==> flow/design.v <==
`timescale 1ns / 1ps
module bcdSubDigit(
    input  [3:0] a,
    input  [3:0] b,
    input  borrowIn,
    output reg [3:0] result,
    output reg     borrowOut
);
    wire [4:0] tempSubBinary = a - b - (borrowIn ? 1'b1 : 1'b0); 
    always @(*) begin
        if (tempSubBinary[4] == 1) begin
            borrowOut = 1;
            result = tempSubBinary + 10; 
        end else begin
            borrowOut = 0;
            result = tempSubBinary[3:0];
        end
    end
endmodule
`timescale 1ns / 1ps
module buttonSyncPulse(
    input  clk,
    input  resetPulse,
    input  button,
    output buttonPulse
);
    parameter DEBOUNCE_CLKS = 240000;
    reg [$clog2(DEBOUNCE_CLKS)-1:0] debounceCounter; 
    reg debouncedButton; 
    always @(posedge clk) begin
        if (~resetPulse) begin 
            debounceCounter <= 0;
            debouncedButton <= 1; 
        end else begin
            if (button != debouncedButton) begin
                if (debounceCounter == (DEBOUNCE_CLKS - 1)) begin
                    debouncedButton <= button; 
                    debounceCounter <= 0; 
                end else begin
                    debounceCounter <= debounceCounter + 1;
                end
            end else begin
                debounceCounter <= 0;
            end
        end
    end
    reg debouncedButtonSync1;
    reg debouncedButtonSync2; 
    always @(posedge clk) begin
        if (~resetPulse) begin 
            debouncedButtonSync1 <= 1;
            debouncedButtonSync2 <= 1;
        end else begin
            debouncedButtonSync1 <= debouncedButton;       
            debouncedButtonSync2 <= debouncedButtonSync1; 
        end
    end
    reg debouncedButtonSync2Delayed; 
    always @(posedge clk) begin
        if (~resetPulse) begin 
            debouncedButtonSync2Delayed <= 1;
        end else begin
            debouncedButtonSync2Delayed <= debouncedButtonSync2; 
        end
    end
    assign buttonPulse = !debouncedButtonSync2 && debouncedButtonSync2Delayed;
endmodule
`timescale 1ns / 1ps
module systemResetHandler(
    input  clk,
    input  reset,
    output resetPulse
);
    parameter DEBOUNCE_CLKS = 240000;
    reg [$clog2(DEBOUNCE_CLKS)-1:0] debounceCounter;
    reg debouncedReset;
    always @(posedge clk) begin 
        if (reset != debouncedReset) begin
            if (debounceCounter == (DEBOUNCE_CLKS - 1)) begin
                debouncedReset <= reset;
                debounceCounter <= 0;
            end else begin
                debounceCounter <= debounceCounter + 1;
            end
        end else begin
            debounceCounter <= 0;
        end
    end
    assign resetPulse = ~debouncedReset; 
endmodule
`timescale 1ns / 1ps
module SevenSegmentALU(
    input clk, 
    input reset,
    input onesBtn, 
    input tensBtn, 
    input hundredsBtn, 
    input sign, 
    input enter, 
    output [6:0] seg,
    output [3:0] anode 
);
    parameter DEBOUNCE_CLKS = 1000;
    wire resetPulse;
    systemResetHandler #(.DEBOUNCE_CLKS(DEBOUNCE_CLKS)) resetHandlerInstance (
        .clk(clk),
        .reset(reset),
        .resetPulse(resetPulse)
    );
    wire onesBtnPulse;
    buttonSyncPulse #(.DEBOUNCE_CLKS(DEBOUNCE_CLKS)) onesBtnGen (
        .clk(clk),
        .resetPulse(resetPulse), 
        .button(onesBtn),
        .buttonPulse(onesBtnPulse)
    );
    wire tensBtnPulse;
    buttonSyncPulse #(.DEBOUNCE_CLKS(DEBOUNCE_CLKS)) tensBtnGen (
        .clk(clk),
        .resetPulse(resetPulse), 
        .button(tensBtn),
        .buttonPulse(tensBtnPulse)
    );
    wire hundredsBtnPulse;
    buttonSyncPulse #(.DEBOUNCE_CLKS(DEBOUNCE_CLKS)) hundredsBtnGen (
        .clk(clk),
        .resetPulse(resetPulse), 
        .button(hundredsBtn),
        .buttonPulse(hundredsBtnPulse)
    );
    wire signPulse;
    buttonSyncPulse #(.DEBOUNCE_CLKS(DEBOUNCE_CLKS)) signBtnGen (
        .clk(clk),
        .resetPulse(resetPulse), 
        .button(sign),
        .buttonPulse(signPulse)
    );
    wire enterPulse;
    buttonSyncPulse #(.DEBOUNCE_CLKS(DEBOUNCE_CLKS)) enterBtnGen (
        .clk(clk),
        .resetPulse(resetPulse), 
        .button(enter),
        .buttonPulse(enterPulse)
    );
    reg [3:0] bcdOnes;
    reg [3:0] bcdTens;
    reg [3:0] bcdHundreds;
    reg [3:0] bcdThousands;
    wire numberOn; 
    wire finished; 
    reg [15:0] firstNumber;
    reg [15:0] secondNumber;
    reg [15:0] sum;
    reg [16:0] carry;
    reg [2:0] state;
    localparam STATE_INPUT_1        = 3'd0;
    localparam STATE_WAIT_1         = 3'd1;
    localparam STATE_INPUT_2        = 3'd2;
    localparam STATE_WAIT_2         = 3'd3;
    localparam STATE_CALC           = 3'd4;
    localparam STATE_UPDATE_DISPLAY = 3'd5;
    localparam STATE_DONE           = 3'd6;
    assign numberOn = (state == STATE_INPUT_2);
    assign finished = (state == STATE_DONE);
    wire [3:0] firstNumberThousandsVal  = firstNumber[15:12];
    wire [3:0] firstNumberHundredsVal = firstNumber[11:8];
    wire [3:0] firstNumberTensVal     = firstNumber[7:4];
    wire [3:0] firstNumberOnesVal     = firstNumber[3:0];
    wire [3:0] secondNumberThousandsVal = secondNumber[15:12];
    wire [3:0] secondNumberHundredsVal  = secondNumber[11:8];
    wire [3:0] secondNumberTensVal      = secondNumber[7:4];
    wire [3:0] secondNumberOnesVal      = secondNumber[3:0];
    reg [3:0] addResultOnes;
    reg [3:0] addResultTens;
    reg [3:0] addResultHundreds;
    reg carryOneAdd;
    reg carryTenAdd;
    reg carryHundredAdd;
    wire [15:0] sameSignCalculatedSum = {firstNumberThousandsVal, addResultHundreds, addResultTens, addResultOnes};
    always @(*) begin 
        if ((firstNumberOnesVal + secondNumberOnesVal) > 9) begin
            addResultOnes = firstNumberOnesVal + secondNumberOnesVal + 6;
            carryOneAdd = 1;
        end else begin
            addResultOnes = firstNumberOnesVal + secondNumberOnesVal;
            carryOneAdd = 0;
        end
        if ((firstNumberTensVal + secondNumberTensVal + carryOneAdd) > 9) begin
            addResultTens = firstNumberTensVal + secondNumberTensVal + carryOneAdd + 6;
            carryTenAdd = 1;
        end else begin
            addResultTens = firstNumberTensVal + secondNumberTensVal + carryOneAdd;
            carryTenAdd = 0;
        end
        if ((firstNumberHundredsVal + secondNumberHundredsVal + carryTenAdd) > 9) begin
            addResultHundreds = firstNumberHundredsVal + secondNumberHundredsVal + carryTenAdd + 6;
            carryHundredAdd = 1;
        end else begin
            addResultHundreds = firstNumberHundredsVal + secondNumberHundredsVal + carryTenAdd;
            carryHundredAdd = 0;
        end
    end
    wire isFirstMagnitudeGreater = (firstNumber[11:0] > secondNumber[11:0]);
    wire areMagnitudesEqual      = (firstNumber[11:0] == secondNumber[11:0]);
    wire [3:0] largerMagnitudeHundreds  = isFirstMagnitudeGreater ? firstNumberHundredsVal : secondNumberHundredsVal;
    wire [3:0] largerMagnitudeTens      = isFirstMagnitudeGreater ? firstNumberTensVal     : secondNumberTensVal;
    wire [3:0] largerMagnitudeOnes      = isFirstMagnitudeGreater ? firstNumberOnesVal     : secondNumberOnesVal;
    wire [3:0] smallerMagnitudeHundreds = isFirstMagnitudeGreater ? secondNumberHundredsVal : firstNumberHundredsVal;
    wire [3:0] smallerMagnitudeTens     = isFirstMagnitudeGreater ? secondNumberTensVal     : firstNumberTensVal;
    wire [3:0] smallerMagnitudeOnes     = isFirstMagnitudeGreater ? secondNumberOnesVal     : firstNumberOnesVal;
    wire [3:0] resultMagnitudeHundreds, resultMagnitudeTens, resultMagnitudeOnes;
    wire borrowOutOnes, borrowOutTens, borrowOutHundreds;
    bcdSubDigit subOnesInstance (
        .a(largerMagnitudeOnes),
        .b(smallerMagnitudeOnes),
        .borrowIn(1'b0),
        .result(resultMagnitudeOnes),
        .borrowOut(borrowOutOnes)
    );
    bcdSubDigit subTensInstance (
        .a(largerMagnitudeTens),
        .b(smallerMagnitudeTens),
        .borrowIn(borrowOutOnes),
        .result(resultMagnitudeTens),
        .borrowOut(borrowOutTens)
    );
    bcdSubDigit subHundredsInstance (
        .a(largerMagnitudeHundreds),
        .b(smallerMagnitudeHundreds),
        .borrowIn(borrowOutTens),
        .result(resultMagnitudeHundreds),
        .borrowOut(borrowOutHundreds)
    );
    wire [3:0] finalSumSign = areMagnitudesEqual ? 15 : (isFirstMagnitudeGreater ? firstNumberThousandsVal : secondNumberThousandsVal);
    wire [15:0] differentSignCalculatedSum = {finalSumSign, resultMagnitudeHundreds, resultMagnitudeTens, resultMagnitudeOnes};
    always @(posedge clk) begin
        if (~resetPulse) begin
            bcdOnes <= 0;
            bcdTens <= 0;
            bcdHundreds <= 0;
            bcdThousands <= 15;
            firstNumber <= 0;
            secondNumber <= 0;
            sum <= 0;
            carry <= 0;
            state <= STATE_INPUT_1;
        end else begin
            case (state)
                STATE_INPUT_1: begin
                    if (enterPulse) begin
                        firstNumber <= {bcdThousands, bcdHundreds, bcdTens, bcdOnes};
                        state <= STATE_WAIT_1;
                    end else begin
                        if (onesBtnPulse) begin
                            if (bcdOnes == 9) begin
                                bcdOnes <= 0;
                            end else begin
                                bcdOnes <= bcdOnes + 1;
                            end
                        end
                        if (tensBtnPulse) begin
                            if (bcdTens == 9) begin
                                bcdTens <= 0;
                            end else begin
                                bcdTens <= bcdTens + 1;
                            end
                        end
                        if (hundredsBtnPulse) begin
                            if (bcdHundreds == 9) begin
                                bcdHundreds <= 0;
                            end else begin
                                bcdHundreds <= bcdHundreds + 1;
                            end
                        end
                        if (signPulse) begin
                            case(bcdThousands)
                                15: bcdThousands <= 14;
                                14: bcdThousands <= 15;
                                default: bcdThousands <= 15;
                            endcase
                        end
                    end
                end
                STATE_WAIT_1: begin
                    if (~enter) begin
                        bcdOnes <= 0;
                        bcdTens <= 0;
                        bcdHundreds <= 0;
                        bcdThousands <= 15;
                        state <= STATE_INPUT_2;
                    end
                end
                STATE_INPUT_2: begin
                    if (enterPulse) begin
                        secondNumber <= {bcdThousands, bcdHundreds, bcdTens, bcdOnes};
                        state <= STATE_WAIT_2;
                    end else begin
                        if (onesBtnPulse) begin
                            if (bcdOnes == 9) begin
                                bcdOnes <= 0;
                            end else begin
                                bcdOnes <= bcdOnes + 1;
                            end
                        end
                        if (tensBtnPulse) begin
                            if (bcdTens == 9) begin
                                bcdTens <= 0;
                            end else begin
                                bcdTens <= bcdTens + 1;
                            end
                        end
                        if (hundredsBtnPulse) begin
                            if (bcdHundreds == 9) begin
                                bcdHundreds <= 0;
                            end else begin
                                bcdHundreds <= bcdHundreds + 1;
                            end
                        end
                        if (signPulse) begin
                            case(bcdThousands)
                                15: bcdThousands <= 14;
                                14: bcdThousands <= 15;
                                default: bcdThousands <= 15;
                            endcase
                        end
                    end
                end
                STATE_WAIT_2: begin
                    if (~enter) begin
                        state <= STATE_CALC;
                    end
                end
                STATE_CALC: begin
                    if (firstNumberThousandsVal == secondNumberThousandsVal) begin
                        sum <= sameSignCalculatedSum;
                        carry[16] <= carryHundredAdd;
                    end else begin 
                        sum <= differentSignCalculatedSum;
                        carry <= 0;
                    end
                    state <= STATE_UPDATE_DISPLAY;
                end
                STATE_UPDATE_DISPLAY: begin
                    bcdOnes <= sum[3:0];
                    bcdTens <= sum[7:4];
                    bcdHundreds <= sum[11:8];
                    bcdThousands <= sum[15:12];
                    state <= STATE_DONE;
                end
                STATE_DONE: begin
                end
            endcase
        end
    end
    parameter MUX_COUNT_MAX = 3000;
    reg [11:0] muxClkCounter;
    reg muxPulse;
    reg [1:0] digitSelector;
    reg [3:0] currentDisplayBcd;
    reg [3:0] anodeOutputReg;
    assign anode = anodeOutputReg;
    always @(posedge clk) begin
        if (~resetPulse) begin
            muxClkCounter <= 0;
            muxPulse <= 0;
            digitSelector <= 0;
            anodeOutputReg <= 4'b1111;
            currentDisplayBcd <= 0;
        end else begin
            if (muxClkCounter == MUX_COUNT_MAX - 1) begin
                muxClkCounter <= 0;
                muxPulse <= 1;
                digitSelector <= digitSelector + 1;
            end else begin
                muxClkCounter <= muxClkCounter + 1;
                muxPulse <= 0;
            end
            if (muxPulse) begin
                case (digitSelector)
                    2'd0: begin
                        anodeOutputReg <= 4'b1110;
                        currentDisplayBcd <= bcdOnes;
                    end
                    2'd1: begin
                        anodeOutputReg <= 4'b1101;
                        currentDisplayBcd <= bcdTens;
                    end
                    2'd2: begin
                        anodeOutputReg <= 4'b1011;
                        currentDisplayBcd <= bcdHundreds;
                    end
                    2'd3: begin
                        anodeOutputReg <= 4'b0111;
                        currentDisplayBcd <= bcdThousands;
                    end
                endcase
            end
        end
    end
    reg [6:0] segOutReg;
    assign seg = segOutReg;
    always @(*) begin
        case(currentDisplayBcd)
            4'b0000: segOutReg = 7'b0111111;
            4'b0001: segOutReg = 7'b0000110;
            4'b0010: segOutReg = 7'b1011011;
            4'b0011: segOutReg = 7'b1001111;
            4'b0100: segOutReg = 7'b1100110;
            4'b0101: segOutReg = 7'b1101101;
            4'b0110: segOutReg = 7'b1111101;
            4'b0111: segOutReg = 7'b0000111;
            4'b1000: segOutReg = 7'b1111111;
            4'b1001: segOutReg = 7'b1101111;
            4'b1110: segOutReg = 7'b1000000;
            4'b1111: segOutReg = 7'b0000000;
            default: segOutReg = 7'b0000000;
        endcase
    end
endmodule
==> reports on SevenSegmentALU <==
Tool chain data of SevenSegmentALU:

Module SevenSegmentALU before and after one edit of its RTL, step after step.
Lines under "before" count in the file above, lines under "after" in the edited file.
"change" is "after" less "before", of the values as shown; "relative change" is that difference over "before", in percent.
Library cell names are shortened.
Not given: --

* design top: SevenSegmentALU
* clock input: clk
* standard-cell library: sky130hd
* library corner: tt_025C_1v80

Diff:

Unified diff, file above to edited file.
A script made this edit. It changes what the design does and was not meant as an optimisation.

```diff
@@ -101,5 +101,5 @@
     output [3:0] anode 
 );
-    parameter DEBOUNCE_CLKS = 1000;
+    parameter DEBOUNCE_CLKS = 2000;
     wire resetPulse;
     systemResetHandler #(.DEBOUNCE_CLKS(DEBOUNCE_CLKS)) resetHandlerInstance (
```

Word level:

Source: Yosys, flattened and elaborated, memories not mapped. Widths are those after wreduce. Print and check cells do not count.
Memory sizes are those after Yosys's memory passes, which may raise the word count (mostly to a power of two), join words into wider ones and drop unused or constant bits.

Cells by class
* equal/unequal tests: before 36, after 36, change 0, relative change 0.00%
* shift operators: before 0, after 0, change 0
* reduce/logical cells: before 35, after 35, change 0, relative change 0.00%
* $add $sub $neg: before 32, after 32, change 0, relative change 0.00%
* bitwise gates (word level): before 6, after 6, change 0, relative change 0.00%
* div/mod/pow operators: before 0, after 0, change 0
* muxes and demuxes: before 49, after 49, change 0, relative change 0.00%
* $lt $le $gt $ge: before 4, after 4, change 0, relative change 0.00%
* multiply operators: before 0, after 0, change 0

Operator list
* 10-bit by 1-bit adder with 10-bit output (second input constant): before 6, after 0, change -6, relative change -100.00%
* 10-bit equality test (second input constant): before 6, after 0, change -6, relative change -100.00%
* 11-bit by 1-bit adder with 11-bit output (second input constant): before 0, after 6, change +6
* 11-bit equality test (second input constant): before 0, after 6, change +6

Operator kinds equal on both sides are left out: 45.

Word-level totals
* flip-flop bits (word level): before 171, after 177, change +6, relative change +3.51%
* bits in read-only memories: before 112, after 112, change 0, relative change 0.00%
* cells after elaboration: before 203, after 203, change 0, relative change 0.00%
* bits in writable memories: before 0, after 0, change 0
* word width x clocked read ports: before 7, after 7, change 0, relative change 0.00%
* latch bits: before 0, after 0, change 0
* memories: before 1, after 1, change 0, relative change 0.00%

Memories
* shape (words x width / read and write ports): before 16 x 7 bit 1R0W, after 16 x 7 bit 1R0W

Logic depth:

Longest topological path by Yosys (ltp), each cell counted once; first at word level (registers and memories cut), then after technology mapping (sequential cells cut; the memories' decode and read muxes count).

Depth
* depth after elaboration: before 12, after 12, change 0, relative change 0.00%
* ABC_AREA: before 0, after 0
* gate-level depth with buffers: before 26, after 27, change +1, relative change +3.85%
* depth with buffers taken out: before 25, after 25, change 0, relative change 0.00%

After synthesis:

The flow's flattened synthesis, as Yosys stat reports it; memories are mapped. The netlist is that of the ABC_AREA named above (0 if unset); the other value can give another one.

Cells by type
* nand3_1: before 26, after 38, change +12, relative change +46.15%
* nor2b_1: before 7, after 18, change +11, relative change +157.14%
* xor2_1: before 28, after 38, change +10, relative change +35.71%
* inv_1: before 52, after 43, change -9, relative change -17.31%
* nor2_1: before 136, after 143, change +7, relative change +5.15%
* o21ai_0: before 43, after 36, change -7, relative change -16.28%
* dfxtp_1: before 180, after 186, change +6, relative change +3.33%
* and3_1: before 15, after 21, change +6, relative change +40.00%
* clkbuf_1: before 29, after 34, change +5, relative change +17.24%
* nor3_1: before 11, after 6, change -5, relative change -45.45%
* a21oi_1: before 79, after 75, change -4, relative change -5.06%
* nand4b_1: before 7, after 3, change -4, relative change -57.14%
* or4_1: before 4, after 0, change -4, relative change -100.00%
* nand2b_1: before 35, after 32, change -3, relative change -8.57%
* nand4_1: before 14, after 11, change -3, relative change -21.43%
* a211oi_1: before 12, after 9, change -3, relative change -25.00%
* ha_1: before 57, after 55, change -2, relative change -3.51%
* o22ai_1: before 2, after 0, change -2, relative change -100.00%

Cell types equal on both sides are left out: 33.
Not every row of either side is listed.

Mapped netlist
* buffer cells: before 35, after 41, change +6, relative change +17.14%
* cells in the netlist: before 1060, after 1080, change +20, relative change +1.89%
* synthesis area (um^2): before 9120.0, after 9312.7, change +192.7, relative change +2.11%
* sequential part of the area (um^2): before 3633.5, after 3753.6, change +120.1, relative change +3.31%
* mapped flip-flops: before 181, after 187, change +6, relative change +3.31%

The figures by module come from a second, unflattened synthesis with its own total; it is not the netlist above.

Unflattened totals
* cells (unflattened synthesis): before 1198, after 1203, change +5, relative change +0.42%
* area total of the unflattened synthesis (um^2): before 10163.5, after 10263.6, change +100.1, relative change +0.98%

Rows give one instance, submodules left out.

By module, before
* SevenSegmentALU: cells 717, instances 1, seq. area 2001.9 um^2, area 5671.7 um^2
* buttonSyncPulse (DEBOUNCE_CLKS=1000): cells 65, instances 5, seq. area 280.3 um^2, area 628.1 um^2
* bcdSubDigit: cells 33, instances 3, seq. area 0.0 um^2, area 280.3 um^2
* systemResetHandler (DEBOUNCE_CLKS=1000): cells 57, instances 1, seq. area 230.2 um^2, area 510.5 um^2

By module, after
* SevenSegmentALU: cells 717, instances 1, seq. area 2001.9 um^2, area 5671.7 um^2
* buttonSyncPulse (DEBOUNCE_CLKS=2000): cells 66, instances 5, seq. area 300.3 um^2, area 639.4 um^2
* bcdSubDigit: cells 33, instances 3, seq. area 0.0 um^2, area 280.3 um^2
* systemResetHandler (DEBOUNCE_CLKS=2000): cells 57, instances 1, seq. area 250.2 um^2, area 554.3 um^2

Worst setup path after synthesis:

Path of least setup slack by OpenSTA after synthesis, without wires, with an ideal clock, recovery checks aside; 20% of the period is set as input and as output delay. Where synthesis merged equal registers, the netlist keeps one of their names.

Path after synthesis
* path kind: before register -> register, after register -> register
* start point: before register secondNumber[1], after register secondNumber[1]
* end point: before register sum[11], after register sum[11]
* launch time at the first pin (ps): before 0, after 0, change 0
* period (ps): before 10000, after 10000, change 0, relative change 0.00%
* data arrival time (ps): before 5242, after 5432, change +190, relative change +3.62%
* buffers on the path: before 0, after 1, change +1
* stages on the path: before 26, after 27, change +1, relative change +3.85%
* delay of the path (ps): before 5360, after 5550, change +190, relative change +3.54%
* slack (ps): before 4640, after 4449, change -191
* synthesis period reached (ps): before 5360, after 5551, change +191, relative change +3.56%

"delay of the path" is the arrival time less input delay plus setup time.
"stages on the path": output pins that drive a net of the path, with the launching flip-flop's if there is one; two outputs of one cell count as two.
"synthesis period reached" = period - worst setup slack (recovery checks aside). The figure is calculated, with input and output delays left at 20% of the set period.
The rows between start and end are the longest chain of elaborated cells between them; the timing report does not say that the signal goes this way. Where chains are equally long, one stands for them.
Each line given opens the expression or statement behind the cell; cells for indexed reads and writes are added by Yosys, which also makes memories of some case tables.
A register here has more assigning lines than the two given.

Between the ends, after synthesis, before:
* path through: dfxtp_1 > inv_1 > ha_1 > nor2b_1 > o211ai_1 > a211o_1 > a31oi_4 > mux2i_1 > ha_1 > a211oi_2 > o31a_4 > fa_1 > inv_1 > fa_1 > nand2b_1 > a21oi_1 > xnor2_2 > fa_1 > inv_1 > fa_1 > nand2b_1 > a21oi_1 > xnor2_2 > or3_1 > mux2i_1 > o21ai_1
* cells in the longest elaborated chain: 12
* elaborated cells on any way between the ends: 30

RTL lines, path after synthesis, before
* start: declaration: line 152 `reg [15:0] secondNumber;`
* start: assignment: line 243 `secondNumber <= 0;`
* start: assignment: line 295 `secondNumber <= {bcdThousands, bcdHundreds, bcdTens, bcdOnes};`
* 12-bit greater-than comparator: line 203 `wire isFirstMagnitudeGreater = (firstNumber[11:0] > secondNumber[11:0]);`
* 4-bit 2-to-1 mux: line 207 `wire [3:0] largerMagnitudeOnes      = isFirstMagnitudeGreater ? firstNumberOnesVal     : secondNumberOnesVal;`
* 4-bit by 4-bit subtractor with 5-bit output: line 9 `wire [4:0] tempSubBinary = a - b - (borrowIn ? 1'b1 : 1'b0);`
* 1-bit 2-to-1 mux: line 11 `if (tempSubBinary[4] == 1) begin`
* 1-bit 2-to-1 mux: line 9
* 5-bit by 1-bit subtractor with 5-bit output: line 9
* 1-bit 2-to-1 mux: line 11
* 1-bit 2-to-1 mux: line 9
* 5-bit by 1-bit subtractor with 5-bit output: line 9
* 4-bit adder: line 13 `result = tempSubBinary + 10;`
* 4-bit 2-to-1 mux: line 11
* 16-bit 2-to-1 mux: line 334 `if (firstNumberThousandsVal == secondNumberThousandsVal) begin`
* end: assignment: line 335 `sum <= sameSignCalculatedSum;`
* end: assignment: line 338 `sum <= differentSignCalculatedSum;`
* end: declaration: line 153 `reg [15:0] sum;`

Between the ends, after synthesis, after:
* path through: dfxtp_1 > inv_1 > ha_1 > nor2b_1 > o211ai_1 > a211oi_2 > o31ai_2 > buf_6 > mux2i_1 > ha_1 > a211oi_2 > o31a_1 > fa_1 > inv_1 > fa_1 > nand2b_1 > a21oi_1 > xnor2_2 > fa_1 > inv_1 > fa_1 > or2b_1 > a21oi_1 > xnor2_2 > or3_1 > mux2i_1 > o21ai_1
* cells in the longest elaborated chain: 12
* elaborated cells on any way between the ends: 30

RTL lines, path after synthesis, after
* start: declaration: line 152 `reg [15:0] secondNumber;`
* start: assignment: line 243 `secondNumber <= 0;`
* start: assignment: line 295 `secondNumber <= {bcdThousands, bcdHundreds, bcdTens, bcdOnes};`
* 12-bit greater-than comparator: line 203 `wire isFirstMagnitudeGreater = (firstNumber[11:0] > secondNumber[11:0]);`
* 4-bit 2-to-1 mux: line 207 `wire [3:0] largerMagnitudeOnes      = isFirstMagnitudeGreater ? firstNumberOnesVal     : secondNumberOnesVal;`
* 4-bit by 4-bit subtractor with 5-bit output: line 9 `wire [4:0] tempSubBinary = a - b - (borrowIn ? 1'b1 : 1'b0);`
* 1-bit 2-to-1 mux: line 11 `if (tempSubBinary[4] == 1) begin`
* 1-bit 2-to-1 mux: line 9
* 5-bit by 1-bit subtractor with 5-bit output: line 9
* 1-bit 2-to-1 mux: line 11
* 1-bit 2-to-1 mux: line 9
* 5-bit by 1-bit subtractor with 5-bit output: line 9
* 4-bit adder: line 13 `result = tempSubBinary + 10;`
* 4-bit 2-to-1 mux: line 11
* 16-bit 2-to-1 mux: line 334 `if (firstNumberThousandsVal == secondNumberThousandsVal) begin`
* end: assignment: line 335 `sum <= sameSignCalculatedSum;`
* end: assignment: line 338 `sum <= differentSignCalculatedSum;`
* end: declaration: line 153 `reg [15:0] sum;`

Worst path after layout:

From the final timing report of the runs of set A: the path of least setup slack in the routed layout; clock arrival at registers is part of the times.
The path's times are printed in steps of 10 ps; the period is the one set.

Path after layout
* path kind: before register -> register, after register -> register
* start point: before register secondNumber[10], after register secondNumber[1]
* end point: before register sum[11], after register sum[11]
* slack (ps): before 3870, after 3390, change -480
* stages on the path: before 25, after 26, change +1, relative change +4.00%
* period (ps): before 10000, after 10000, change 0, relative change 0.00%
* data arrival time (ps): before 6450, after 6930, change +480, relative change +7.44%
* launch time at the first pin (ps): before 430, after 420, change -10, relative change -2.33%
* buffers on the path: before 0, after 0, change 0

The rows between start and end are the longest chain of elaborated cells between them; the timing report does not say that the signal goes this way. Where chains are equally long, one stands for them.
A register here has more assigning lines than the two given.

Between the ends, after layout, before:
* path through: dfxtp_1 > inv_1 > ha_1 > nand4_4 > a211o_1 > a31oi_4 > mux2i_1 > ha_1 > a211oi_2 > o31a_4 > fa_1 > inv_1 > fa_1 > nand2b_1 > a21oi_1 > xnor2_2 > fa_1 > inv_1 > fa_1 > nand2b_1 > a21oi_1 > xnor2_2 > or3_1 > mux2i_1 > o21ai_1
* cells in the longest elaborated chain: 12
* elaborated cells on any way between the ends: 26

RTL lines, path after layout, before
* start: declaration: line 152 `reg [15:0] secondNumber;`
* start: assignment: line 243 `secondNumber <= 0;`
* start: assignment: line 295 `secondNumber <= {bcdThousands, bcdHundreds, bcdTens, bcdOnes};`
* 12-bit greater-than comparator: line 203 `wire isFirstMagnitudeGreater = (firstNumber[11:0] > secondNumber[11:0]);`
* 4-bit 2-to-1 mux: line 207 `wire [3:0] largerMagnitudeOnes      = isFirstMagnitudeGreater ? firstNumberOnesVal     : secondNumberOnesVal;`
* 4-bit by 4-bit subtractor with 5-bit output: line 9 `wire [4:0] tempSubBinary = a - b - (borrowIn ? 1'b1 : 1'b0);`
* 1-bit 2-to-1 mux: line 11 `if (tempSubBinary[4] == 1) begin`
* 1-bit 2-to-1 mux: line 9
* 5-bit by 1-bit subtractor with 5-bit output: line 9
* 1-bit 2-to-1 mux: line 11
* 1-bit 2-to-1 mux: line 9
* 5-bit by 1-bit subtractor with 5-bit output: line 9
* 4-bit adder: line 13 `result = tempSubBinary + 10;`
* 4-bit 2-to-1 mux: line 11
* 16-bit 2-to-1 mux: line 334 `if (firstNumberThousandsVal == secondNumberThousandsVal) begin`
* end: assignment: line 335 `sum <= sameSignCalculatedSum;`
* end: assignment: line 338 `sum <= differentSignCalculatedSum;`
* end: declaration: line 153 `reg [15:0] sum;`

Between the ends, after layout, after:
* path through: dfxtp_1 > inv_1 > ha_1 > nor2b_1 > o211ai_1 > a211oi_2 > o31ai_2 > mux2i_1 > ha_1 > a211oi_2 > o31a_1 > fa_1 > inv_1 > fa_1 > nand2b_1 > a21oi_1 > xnor2_2 > fa_1 > inv_1 > fa_1 > or2b_1 > a21oi_1 > xnor2_2 > or3_1 > mux2i_1 > o21ai_1
* cells in the longest elaborated chain: 12
* elaborated cells on any way between the ends: 30

RTL lines, path after layout, after
* start: declaration: line 152 `reg [15:0] secondNumber;`
* start: assignment: line 243 `secondNumber <= 0;`
* start: assignment: line 295 `secondNumber <= {bcdThousands, bcdHundreds, bcdTens, bcdOnes};`
* 12-bit greater-than comparator: line 203 `wire isFirstMagnitudeGreater = (firstNumber[11:0] > secondNumber[11:0]);`
* 4-bit 2-to-1 mux: line 207 `wire [3:0] largerMagnitudeOnes      = isFirstMagnitudeGreater ? firstNumberOnesVal     : secondNumberOnesVal;`
* 4-bit by 4-bit subtractor with 5-bit output: line 9 `wire [4:0] tempSubBinary = a - b - (borrowIn ? 1'b1 : 1'b0);`
* 1-bit 2-to-1 mux: line 11 `if (tempSubBinary[4] == 1) begin`
* 1-bit 2-to-1 mux: line 9
* 5-bit by 1-bit subtractor with 5-bit output: line 9
* 1-bit 2-to-1 mux: line 11
* 1-bit 2-to-1 mux: line 9
* 5-bit by 1-bit subtractor with 5-bit output: line 9
* 4-bit adder: line 13 `result = tempSubBinary + 10;`
* 4-bit 2-to-1 mux: line 11
* 16-bit 2-to-1 mux: line 334 `if (firstNumberThousandsVal == secondNumberThousandsVal) begin`
* end: assignment: line 335 `sum <= sameSignCalculatedSum;`
* end: assignment: line 338 `sum <= differentSignCalculatedSum;`
* end: declaration: line 153 `reg [15:0] sum;`

Layout results:

Both versions went through the flow (Yosys, OpenROAD) with the same settings in each pair. Constraints: input delay and output delay 20% of the set period each, output load 0.01 pF.

Flow settings, set A:
* CORE_UTILIZATION: 40
* period_ns: 10.0
* CAP_MARGIN: 20
* CORE_MARGIN: 2
* SLEW_MARGIN: 20

Measured results, set A
* utilization after routing: before 0.45, after 0.452, change +0.002
* standard-cell area of the final layout (um^2): before 10124.7, after 10289.9, change +165.2, relative change +1.63%
* die outline area (um^2): before 24023.5, after 24518.9, change +495.4, relative change +2.06%
* achieved clock period (ps): before 6133, after 6615, change +482, relative change +7.86%
* total power of the final layout (µW): before 1406, after 1414, change +8, relative change +0.57%
* worst setup slack after layout (ps): before 3867, after 3385, change -482
* lowest hold slack (ps): before 412, after 409, change -3
* setup total negative slack (ps): before 0, after 0, change 0
* Yosys chip area after synthesis (um^2): before 9120.0, after 9312.7, change +192.7, relative change +2.11%

Flow settings, set B:
* CELL_PAD_IN_SITES_DETAIL_PLACEMENT: 2
* CORE_MARGIN: 10
* CORE_UTILIZATION: 15
* CTS_CLUSTER_SIZE: 69
* GPL_TIMING_DRIVEN: 0
* MAX_ROUTING_LAYER: met5
* MIN_ROUTING_LAYER: met2
* TNS_END_PERCENT: 5
* period_ns: 10.4
* CAP_MARGIN: 20
* SLEW_MARGIN: 20

Measured results, set B
* utilization after routing: before 0.18, after 0.181, change +0.001
* standard-cell area of the final layout (um^2): before 10835.4, after 11119.4, change +284.0, relative change +2.62%
* die outline area (um^2): before 71062.2, after 72449.8, change +1387.6, relative change +1.95%
* achieved clock period (ps): before 6463, after 6672, change +209, relative change +3.23%
* total power of the final layout (µW): before 1372, after 1401, change +29, relative change +2.11%
* worst setup slack after layout (ps): before 3937, after 3728, change -209
* lowest hold slack (ps): before 421, after 431, change +10
* setup total negative slack (ps): before 0, after 0, change 0
* Yosys chip area after synthesis (um^2): before 9120.0, after 9312.7, change +192.7, relative change +2.11%

By "achieved clock period" is meant the clock period of the run minus its worst setup slack. This is arithmetic on one report: input and output delays are still those of the set period (20% each).
"total power of the final layout" rests on the timing tool's default activity at the inputs, not on a simulated workload.
